==> flow/design.v <==
`timescale 1 ns / 100 ps
module sign_ext_16_32(d, q);
	input [15:0] d;
	output [31:0] q;
	assign q = { {16{d[15]}}, d};
endmodule
`timescale 1ns/1ps
module alu(alucont, rd1, rd2, res, zero);
	input [3:0] alucont;
	input [31:0] rd1;
	input [31:0] rd2;
	output reg [31:0] res;
	output wire zero;
	localparam AND 	= 4'b0000;
	localparam OR 	= 4'b0001;
	localparam ADD 	= 4'b0010;
	localparam SUB 	= 4'b0110;
	localparam SLT 	= 4'b0111;
	localparam NOR 	= 4'b1100;
	always @(*) begin
		case(alucont)
			AND		: begin
				res = rd1 & rd2;
			end
			OR 		: begin
				res = rd1 | rd2;
			end
			ADD 	: begin
				res = rd1 + rd2;
			end
			SUB 	: begin
				res = rd1 - rd2;
			end
			SLT 	: begin
				res = (rd1 < rd2) ? 1 : 0;
			end
			NOR 	: begin
				res = ~(rd1 | rd2);
			end
			default	: begin
				res = 32'b0;
			end
		endcase
	end
	assign zero = ~(|res);
endmodule
`timescale 1ns/1ns
module register_file(clk, ra1, ra2, wa, wd, rd1, rd2, regwrite);
	input clk;
	input [4:0] ra1;
	input [4:0] ra2;
	input [4:0] wa;
	input [31:0] wd;
	output reg [31:0] rd1;
	output reg [31:0] rd2;
	input regwrite;
	reg [31:0] memory [1:31];
	always @(*) begin
		rd1 = (ra1 == 5'd0) ? 32'b0 : memory[ra1];
		rd2 = (ra2 == 5'd0) ? 32'b0 : memory[ra2];
	end
	always @(posedge clk) begin
		if(regwrite && (wa != 5'd0))
			memory[wa] <= wd;	
	end
endmodule
`timescale 1ns/1ns
module single_cycle_mips_32(clk, rst, imem_addr, imem_rdata, dmem_addr,
	dmem_wdata, dmem_we, dmem_rdata);
	input clk;
	input rst;
	output [31:0] imem_addr;
	input [31:0] imem_rdata;
	output [31:0] dmem_addr;
	output [31:0] dmem_wdata;
	output dmem_we;
	input [31:0] dmem_rdata;
	localparam R_TYPE 		= 6'b000000;
	localparam LOAD_WORD 	= 6'b100011;
	localparam STORE_WORD 	= 6'b101011;
	localparam BRANCH_EQ	= 6'b000100;
	localparam JUMP 		= 6'b000010;
	reg RegDst;
	reg Branch;
	reg MemRead;
	reg MemToReg;
	reg [1:0] AluOP;
	reg MemWrite;
	reg ALUSrc;
	reg RegWrite;
	reg Jump;
	wire [31:0] instruction;
	always @(*) begin
		case(instruction[31:26])
			R_TYPE 	: begin
				RegDst <= 1'b1;
				ALUSrc <= 1'b0;
				MemToReg <= 1'b0;
				RegWrite <= 1'b1;
				MemRead <= 1'b0;
				MemWrite <= 1'b0;
				Branch <= 1'b0;
				AluOP <= 2'b10;
				Jump <= 1'b0;
			end
			LOAD_WORD 	: begin
				RegDst <= 1'b0;
				ALUSrc <= 1'b1;
				MemToReg <= 1'b1;
				RegWrite <= 1'b1;
				MemRead <= 1'b1;
				MemWrite <= 1'b0;
				Branch <= 1'b0;
				AluOP <= 2'b00;
				Jump <= 1'b0;
			end
			STORE_WORD 	: begin
				RegDst <= 1'b0;
				ALUSrc <= 1'b1;
				MemToReg <= 1'b0;
				RegWrite <= 1'b0;
				MemRead <= 1'b0;
				MemWrite <= 1'b1; 
				Branch <= 1'b0;
				AluOP <= 2'b00;
				Jump <= 1'b0;
			end
			BRANCH_EQ 	: begin
				RegDst <= 1'b0;
				ALUSrc <= 1'b0;
				MemToReg <= 1'b0;
				RegWrite <= 1'b0;
				MemRead <= 1'b0;
				MemWrite <= 1'b0;
				Branch = 1'b1;
				AluOP <= 2'b01;
				Jump <= 1'b0;
			end
			JUMP 	: begin
				RegDst <= 1'b0;
				ALUSrc <= 1'b0;
				MemToReg <= 1'b0;
				RegWrite <= 1'b0;
				MemRead <= 1'b0;
				MemWrite <= 1'b0;
				Branch = 1'b0;
				AluOP <= 2'b00;
				Jump <= 1'b1;
			end
			default begin
				RegDst <= 1'b0;
				ALUSrc <= 1'b0;
				MemToReg <= 1'b0;
				RegWrite <= 1'b0;
				MemRead <= 1'b0;
				MemWrite <= 1'b0;
				Branch = 1'b0;
				AluOP <= 2'b00;
				Jump <= 1'b0;
			end
		endcase
	end
	wire [31:0] next_instruction;
	reg [31:0] program_counter;
	always @(posedge clk or posedge rst) begin
		if (rst) begin
			program_counter <= 32'b0;
		end
		else begin
			program_counter <= next_instruction;	
		end
	end
	wire [31:0] program_counter_plus_4;
	assign program_counter_plus_4 = program_counter + 4;
	assign imem_addr = program_counter;
	assign instruction = imem_rdata;
	wire [4:0] write_address;
	assign write_address = RegDst ? instruction[15:11] : instruction[20:16];
	wire [31:0] write_data;
	wire [31:0] read_data_1;
	wire [31:0] read_data_2;
	register_file reg_file(
		.clk(clk),
		.ra1(instruction[25:21]),
		.ra2(instruction[20:16]),
		.wa(write_address),
		.wd(write_data),
		.rd1(read_data_1),
		.rd2(read_data_2),
		.regwrite(RegWrite)
		);
	wire [31:0] sign_extended_immediate_16;
	sign_ext_16_32 sign_ext(
		.d(instruction[15:0]),
		.q(sign_extended_immediate_16)
		);
	reg [3:0] alu_control;
	localparam AND 	= 4'b0000;
	localparam OR 	= 4'b0001;
	localparam ADD 	= 4'b0010;
	localparam SUB 	= 4'b0110;
	localparam SLT 	= 4'b0111;
	localparam NOR 	= 4'b1100;
	wire [5:0] funct_control;
	assign funct_control = instruction[5:0];
	always @(*) begin
		if (~AluOP[1] && ~AluOP[0]) begin
			alu_control <= ADD;
		end
		else if (AluOP[0]) begin
			alu_control <= SUB;
		end
		else if(AluOP[1]) begin
			if(funct_control[3:0] == 4'b0000)
				alu_control <= ADD;
			else if(funct_control[3:0] == 4'b0010)
				alu_control <= SUB;
			else if(funct_control[3:0] == 4'b0100)
				alu_control <= AND;
			else if(funct_control[3:0] == 4'b0101)
				alu_control <= OR;
			else if(funct_control[3:0] == 4'b1010)
				alu_control <= SLT;
			else if(funct_control[3:0] == 4'b0111)
				alu_control <= NOR;
			else
				alu_control <= 4'b0000;
		end
		else
			alu_control <= 4'b0000;
	end
	wire [31:0] alu_input_1;
	wire [31:0] alu_input_2;
	wire [31:0] alu_result;
	wire alu_zero;
	assign alu_input_1 = read_data_1;
	assign alu_input_2 = ALUSrc ? sign_extended_immediate_16 : read_data_2;
	alu alu(
		.alucont(alu_control),
		.rd1(alu_input_1),
		.rd2(alu_input_2),
		.res(alu_result),
		.zero(alu_zero)
		);
	wire [31:0] address_calc;
	wire [31:0] immediate_shift_left_2;
	wire PCSrc;
	wire [31:0] pre_jump_inst;
	wire [31:0] jump_address;
	assign jump_address = {program_counter_plus_4[31:28], instruction[25:0], 2'b0};
	assign PCSrc = Branch & alu_zero;
	assign immediate_shift_left_2 = {sign_extended_immediate_16[29:0], 2'b0};
	assign address_calc = program_counter_plus_4 + immediate_shift_left_2;
	assign pre_jump_inst = PCSrc ? address_calc : program_counter_plus_4;
	assign next_instruction = Jump ? jump_address : pre_jump_inst;
	wire [31:0] data_mem_data;
	assign dmem_addr = alu_result;
	assign dmem_wdata = read_data_2;
	assign dmem_we = MemWrite;
	assign data_mem_data = dmem_rdata;
	assign write_data = MemToReg ? data_mem_data : alu_result;
endmodule
==> reports on single_cycle_mips_32 <==
[Reports on single_cycle_mips_32]
Each step is given for the RTL above and for the edited RTL.
"original" refers to lines of the RTL above, "edited" to lines of the edited file.
"difference": "edited" minus "original" as printed here.
Library cell names are shortened.
The mark n/a stands for no value.
Design
  design top: single_cycle_mips_32
  clock input: clk
  cell library: sky130hd
  corner: tt_025C_1v80

[Edit of the RTL]
The edit as a unified diff against the file above.
The edit is scripted: it alters the design's behaviour and was not made to optimise anything.
begin of diff
@@ -27,5 +27,5 @@
 			end
 			ADD 	: begin
-				res = rd1 + rd2;
+				res = rd1 ^ rd2;
 			end
 			SUB 	: begin
end of diff

[After elaboration]
Source: Yosys, flattened and elaborated, memories not mapped. Widths are those after wreduce; folded enables and synchronous resets count as part of the registers. Registers that Yosys merges into a memory's read port (data or address) are not register bits. Print and check cells do not count. Equal cells are merged and count once.
Memory sizes are those after Yosys's memory passes, which may raise the word count (mostly to a power of two), join words into wider ones and drop unused or constant bits.
Storage and ports
  register bits: original 32, edited 32, difference 0
  memory bits (writable): original 992, edited 992, difference 0
  memory cells: original 1, edited 1, difference 0
  input bits: original 66, edited 66, difference 0
  word-level cells: original 68, edited 68, difference 0
Memories
  words x width with read and write ports: original reg_file.memory 31 x 32 bit 2R1W, edited reg_file.memory 31 x 32 bit 2R1W
Cells by class
  add/sub/neg operators: original 4, edited 3, difference -1
  order comparisons: original 1, edited 1, difference 0
  equal/unequal tests: original 14, edited 14, difference 0
  multiplexer cells: original 29, edited 29, difference 0
  bitwise logic cells: original 7, edited 8, difference +1
  reductions and logical operators: original 11, edited 11, difference 0
Operators by type and width
  adder 32 bit: original 2, edited 1, difference -1
  bitwise XOR 32 bit: original 0, edited 1, difference +1
  2-to-1 mux 1 bit: original 9, edited 9, difference 0
  2-to-1 mux 4 bit: original 9, edited 9, difference 0
  2-to-1 mux 32 bit: original 7, edited 7, difference 0
  equality test 4 x 3 -> 1 bit (second input constant): original 5, edited 5, difference 0
  inverter 1 bit: original 3, edited 3, difference 0
  equality test 4 x 2 -> 1 bit (second input constant): original 2, edited 2, difference 0
  equality test 4 bit (second input constant): original 2, edited 2, difference 0
  equality test 6 bit (second input constant): original 2, edited 2, difference 0
  logical AND 1 bit: original 2, edited 2, difference 0
  logical NOT 4 bit: original 2, edited 2, difference 0
  logical NOT 5 bit: original 2, edited 2, difference 0
  2-to-1 mux 5 bit: original 2, edited 2, difference 0
  OR reduction 2 bit: original 2, edited 2, difference 0
  adder 32 x 3 -> 32 bit (second input constant): original 1, edited 1, difference 0
  bitwise AND 1 bit: original 1, edited 1, difference 0
  bitwise AND 32 bit: original 1, edited 1, difference 0
  equality test 4 x 1 -> 1 bit (second input constant): original 1, edited 1, difference 0
  equality test 6 x 2 -> 1 bit (second input constant): original 1, edited 1, difference 0
  equality test 6 x 3 -> 1 bit (second input constant): original 1, edited 1, difference 0
  logical NOT 6 bit: original 1, edited 1, difference 0
  less-than comparator 32 bit: original 1, edited 1, difference 0
  inverter 32 bit: original 1, edited 1, difference 0
  OR 32 bit: original 1, edited 1, difference 0
  case mux 2 bit (select 2 bit): original 1, edited 1, difference 0
  case mux 32 bit (select 6 bit): original 1, edited 1, difference 0
  nonzero test 5 bit: original 1, edited 1, difference 0
The list need not be complete.

[Longest topological paths]
Depth = most cells in a row (Yosys ltp): at word level without a register or memory, in the mapped netlist without a sequential cell, where the memories' decode and read muxes count.
Depth
  depth after elaboration: original 17, edited 17, difference 0
  ABC_AREA: original 0, edited 0
  depth in mapped cells: original 31, edited 26, difference -5
  depth with buffers taken out: original 24, edited 20, difference -4

[Netlist]
Yosys stat after the flow's synthesis: flattened, memories mapped to cells. It holds for the ABC_AREA given above (unset counts as 0); a run with the other value may have another netlist.
Mapped netlist
  mapped cells: original 3677, edited 3520, difference -157
  cell area after synthesis (µm²): original 55294.3, edited 54454.7, difference -839.6
  flip-flop cells: original 1022, edited 1022, difference 0
  buffer cells: original 263, edited 245, difference -18
Cell types
  mux2i_1: original 197, edited 165, difference -32
  a21oi_1: original 242, edited 214, difference -28
  clkbuf_1: original 194, edited 167, difference -27
  nand2_1: original 147, edited 124, difference -23
  xnor2_1: original 69, edited 46, difference -23
  nor2_1: original 241, edited 223, difference -18
  nand3_1: original 25, edited 43, difference +18
  mux4_2: original 468, edited 483, difference +15
  a22oi_1: original 23, edited 11, difference -12
  nor3_1: original 43, edited 54, difference +11
  xor2_1: original 24, edited 35, difference +11
  and3_1: original 10, edited 20, difference +10
  a221oi_1: original 33, edited 24, difference -9
  o211ai_1: original 18, edited 9, difference -9
  or3_1: original 10, edited 18, difference +8
  a21o_1: original 28, edited 21, difference -7
  a221o_1: original 25, edited 18, difference -7
  mux2_2: original 85, edited 79, difference -6
The list need not be complete.
By module: a second synthesis without flattening, with its own total; a netlist apart from the flattened one above.
Second synthesis, totals
  cell total of the unflattened synthesis: original 4042, edited 3763, difference -279
  area (unflattened synthesis) (µm²): original 57024.7, edited 55202.9, difference -1821.8
Each row is one instance without its submodules.
By module, original
  register_file: instances 1, cells 2601, area 46498.3 µm², seq. area 29788.6 µm²
  alu: instances 1, cells 883, area 5957.0 µm², seq. area 0.0 µm²
  single_cycle_mips_32: instances 1, cells 526, area 4329.2 µm², seq. area 750.7 µm²
  sign_ext_16_32: instances 1, cells 32, area 240.2 µm², seq. area 0.0 µm²
By module, edited
  register_file: instances 1, cells 2601, area 46498.3 µm², seq. area 29788.6 µm²
  single_cycle_mips_32: instances 1, cells 526, area 4329.2 µm², seq. area 750.7 µm²
  alu: instances 1, cells 604, area 4135.2 µm², seq. area 0.0 µm²
  sign_ext_16_32: instances 1, cells 32, area 240.2 µm², seq. area 0.0 µm²

[Path before layout]
Path of least setup slack by OpenSTA after synthesis, without wires, with an ideal clock, recovery checks aside; 20% of the period is set as input and as output delay. Where synthesis merged equal registers, the netlist keeps one of their names.
Path after synthesis
  kind: original input -> output, edited input -> output
  from: original input port imem_rdata[21], edited input port imem_rdata[16]
  to: original output port dmem_addr[24], edited output port dmem_addr[20]
  clock period (ns): original 12.0, edited 12.0, difference 0.0
  input delay (ns): original 2.400, edited 2.400, difference 0.000
  external output delay (ns): original 2.400, edited 2.400, difference 0.000
  time at the first pin (ns): original 2.400, edited 2.400, difference 0.000
  arrival (ns): original 8.191, edited 7.448, difference -0.743
  required time (ns): original 9.600, edited 9.600, difference 0.000
  path slack (ns): original 1.409, edited 2.152, difference +0.743
  delay of the path (ns): original 5.791, edited 5.048, difference -0.743
  stages: original 23, edited 20, difference -3
  synthesis period reached (ns): original 10.591, edited 9.848, difference -0.743
"delay of the path" = arrival - input delay + setup time.
A path that ends at an output port has no setup time.
"stages" counts driving pins, that of a launching flip-flop among them; a cell with two outputs on the path counts twice.
"synthesis period reached" is the clock period less the worst setup slack; recovery checks do not enter. This is arithmetic on one report: input and output delays are still those of the set period (20% each).
The rows between start and end are the longest chain of elaborated cells between them; the timing report does not say that the signal goes this way. Where chains are equally long, one stands for them.
A line is the first line of the expression or statement that the cell stems from. Yosys adds cells for indexed reads and writes and turns some case tables into memories.
The chain passes a memory read, where the word-level depth is cut; so it can be longer than that depth.
Between the ends, after synthesis, original
  path through: clkbuf_1 > clkbuf_1 > clkbuf_1 > clkbuf_1 > buf_1 > mux2i_1 > o221ai_1 > a221oi_1 > nor2_1 > nand2_1 > inv_1 > ha_1 > fa_1 > a211oi_2 > o211ai_1 > a32oi_1 > nand2_1 > a311o_1 > nand4_1 > a21oi_1 > o311ai_0 > mux2i_1 > o2bb2ai_1
  cells in the longest elaborated chain: 5
Ends and longest elaborated chain, after synthesis, original
  start: declaration: RTL line 73  | input [31:0] imem_rdata;
  memory read (31 x 32 bit): RTL line 57  | reg [31:0] memory [1:31];
  2-to-1 mux 32 bit: RTL line 59  | rd1 = (ra1 == 5'd0) ? 32'b0 : memory[ra1];
  OR 32 bit: RTL line 38  | res = ~(rd1 | rd2);
  inverter 32 bit: RTL line 38
  case mux 32 bit (select 6 bit): RTL line 21  | case(alucont)
  end: declaration: RTL line 74  | output [31:0] dmem_addr;
Between the ends, after synthesis, edited
  path through: clkbuf_1 > buf_1 > buf_1 > clkbuf_1 > mux2i_1 > a21oi_1 > mux4_2 > mux2i_1 > nor3_1 > a21oi_1 > ha_1 > buf_4 > nor3b_1 > or4_4 > o311a_4 > a2111o_1 > and2_1 > o41ai_1 > o21bai_1 > inv_1
  cells in the longest elaborated chain: 6
Ends and longest elaborated chain, after synthesis, edited
  start: declaration: RTL line 73  | input [31:0] imem_rdata;
  memory read (31 x 32 bit): RTL line 57  | reg [31:0] memory [1:31];
  2-to-1 mux 32 bit: RTL line 60  | rd2 = (ra2 == 5'd0) ? 32'b0 : memory[ra2];
  2-to-1 mux 32 bit: RTL line 237  | assign alu_input_2 = ALUSrc ? sign_extended_immediate_16 : read_data_2;
  OR 32 bit: RTL line 38  | res = ~(rd1 | rd2);
  inverter 32 bit: RTL line 38
  case mux 32 bit (select 6 bit): RTL line 21  | case(alucont)
  end: declaration: RTL line 74  | output [31:0] dmem_addr;

[Timing after layout]
Path of least setup slack in the final report of each run of pair 1 (OpenROAD, finished layout, wires in). Where an end is a register, its clock arrival counts in the times.
Path after layout
  kind: original input -> output, edited input -> output
  from: original input port imem_rdata[17], edited input port imem_rdata[17]
  to: original output port dmem_addr[27], edited output port dmem_addr[30]
  clock period (ns): original 11.4, edited 11.4, difference 0.0
  input delay (ns): original 2.28, edited 2.28, difference 0.00
  external output delay (ns): original 2.28, edited 2.28, difference 0.00
  time at the first pin (ns): original 2.28, edited 2.28, difference 0.00
  arrival (ns): original 8.81, edited 8.39, difference -0.42
  required time (ns): original 9.12, edited 9.12, difference 0.00
  path slack (ns): original 0.31, edited 0.73, difference +0.42
  stages: original 20, edited 17, difference -3
The rows between start and end are the longest chain of elaborated cells between them; the timing report does not say that the signal goes this way. Where chains are equally long, one stands for them.
The chain passes a memory read, where the word-level depth is cut; so it can be longer than that depth.
Between the ends, after layout, original
  path through: buf_8 > nand2b_1 > buf_4 > nor2_1 > nor2_1 > o21ai_0 > o22ai_1 > nor3b_1 > o21ai_0 > buf_4 > o21ai_0 > ha_1 > nand4_1 > nor2_1 > nand2_1 > nor2_1 > a21oi_1 > o2111ai_1 > a2bb2oi_1 > clkdlybuf4s50_1
  cells in the longest elaborated chain: 6
Ends and longest elaborated chain, after layout, original
  start: declaration: RTL line 73  | input [31:0] imem_rdata;
  memory read (31 x 32 bit): RTL line 57  | reg [31:0] memory [1:31];
  2-to-1 mux 32 bit: RTL line 60  | rd2 = (ra2 == 5'd0) ? 32'b0 : memory[ra2];
  2-to-1 mux 32 bit: RTL line 237  | assign alu_input_2 = ALUSrc ? sign_extended_immediate_16 : read_data_2;
  OR 32 bit: RTL line 38  | res = ~(rd1 | rd2);
  inverter 32 bit: RTL line 38
  case mux 32 bit (select 6 bit): RTL line 21  | case(alucont)
  end: declaration: RTL line 74  | output [31:0] dmem_addr;
Between the ends, after layout, edited
  path through: buf_8 > or2_2 > o221ai_1 > o22ai_1 > nor2_1 > mux2i_1 > nor3_1 > a21oi_1 > inv_1 > fa_1 > o21bai_1 > nor4b_2 > o311a_4 > a311oi_1 > a21oi_1 > a211o_1 > clkdlybuf4s50_1
  cells in the longest elaborated chain: 6
Ends and longest elaborated chain, after layout, edited
  start: declaration: RTL line 73  | input [31:0] imem_rdata;
  memory read (31 x 32 bit): RTL line 57  | reg [31:0] memory [1:31];
  2-to-1 mux 32 bit: RTL line 60  | rd2 = (ra2 == 5'd0) ? 32'b0 : memory[ra2];
  2-to-1 mux 32 bit: RTL line 237  | assign alu_input_2 = ALUSrc ? sign_extended_immediate_16 : read_data_2;
  OR 32 bit: RTL line 38  | res = ~(rd1 | rd2);
  inverter 32 bit: RTL line 38
  case mux 32 bit (select 6 bit): RTL line 21  | case(alucont)
  end: declaration: RTL line 74  | output [31:0] dmem_addr;

[Measured runs]
Both versions went through the flow (Yosys, OpenROAD) with the same settings in each pair. Constraints: input delay and output delay 20% of the set period each, output load 0.01 pF.
Settings, pair 1
  CORE_UTILIZATION: 40
  period_ns: 11.4
  CAP_MARGIN: 20
  CORE_MARGIN: 2
  SLEW_MARGIN: 20
Results, pair 1
  Yosys chip area after synthesis (µm²): original 55294.3, edited 54454.7, difference -839.6
  die size (µm²): original 141226.0, edited 139103.0, difference -2123.0
  standard-cell area of the final layout (µm²): original 63299.5, edited 62281.0, difference -1018.5
  utilization of the finished layout (%): original 46.1, edited 46.0, difference -0.1
  worst slack on setup checks (ns): original 0.314, edited 0.727, difference +0.413
  total negative setup slack (ns): original 0.000, edited 0.000, difference 0.000
  worst-case hold slack (ns): original 0.595, edited 0.607, difference +0.012
  total power after layout (mW): original 10.831, edited 9.885, difference -0.946
  achieved period (ns): original 11.086, edited 10.673, difference -0.413
Settings, pair 2
  ABC_AREA: 0
  CORE_ASPECT_RATIO: 1.48
  CORE_UTILIZATION: 50
  CTS_CLUSTER_DIAMETER: 52
  PLACE_DENSITY: 0.78
  TNS_END_PERCENT: 5
  period_ns: 11.8
  CAP_MARGIN: 20
  CORE_MARGIN: 2
  SLEW_MARGIN: 20
Results, pair 2
  Yosys chip area after synthesis (µm²): original 55294.3, edited 54454.7, difference -839.6
  die size (µm²): original 113316.0, edited 111616.0, difference -1700.0
  standard-cell area of the final layout (µm²): original 62427.4, edited 61077.3, difference -1350.1
  utilization of the finished layout (%): original 56.9, edited 56.4, difference -0.5
  worst slack on setup checks (ns): original 0.317, edited 0.841, difference +0.524
  total negative setup slack (ns): original 0.000, edited 0.000, difference 0.000
  worst-case hold slack (ns): original 0.616, edited 0.606, difference -0.010
  total power after layout (mW): original 10.266, edited 9.246, difference -1.020
  achieved period (ns): original 11.483, edited 10.959, difference -0.524
"achieved period" means the clock period less the worst setup slack. The figure is calculated, with input and output delays left at 20% of the set period.
"total power after layout" rests on the timing tool's default activity at the inputs, not on a simulated workload.
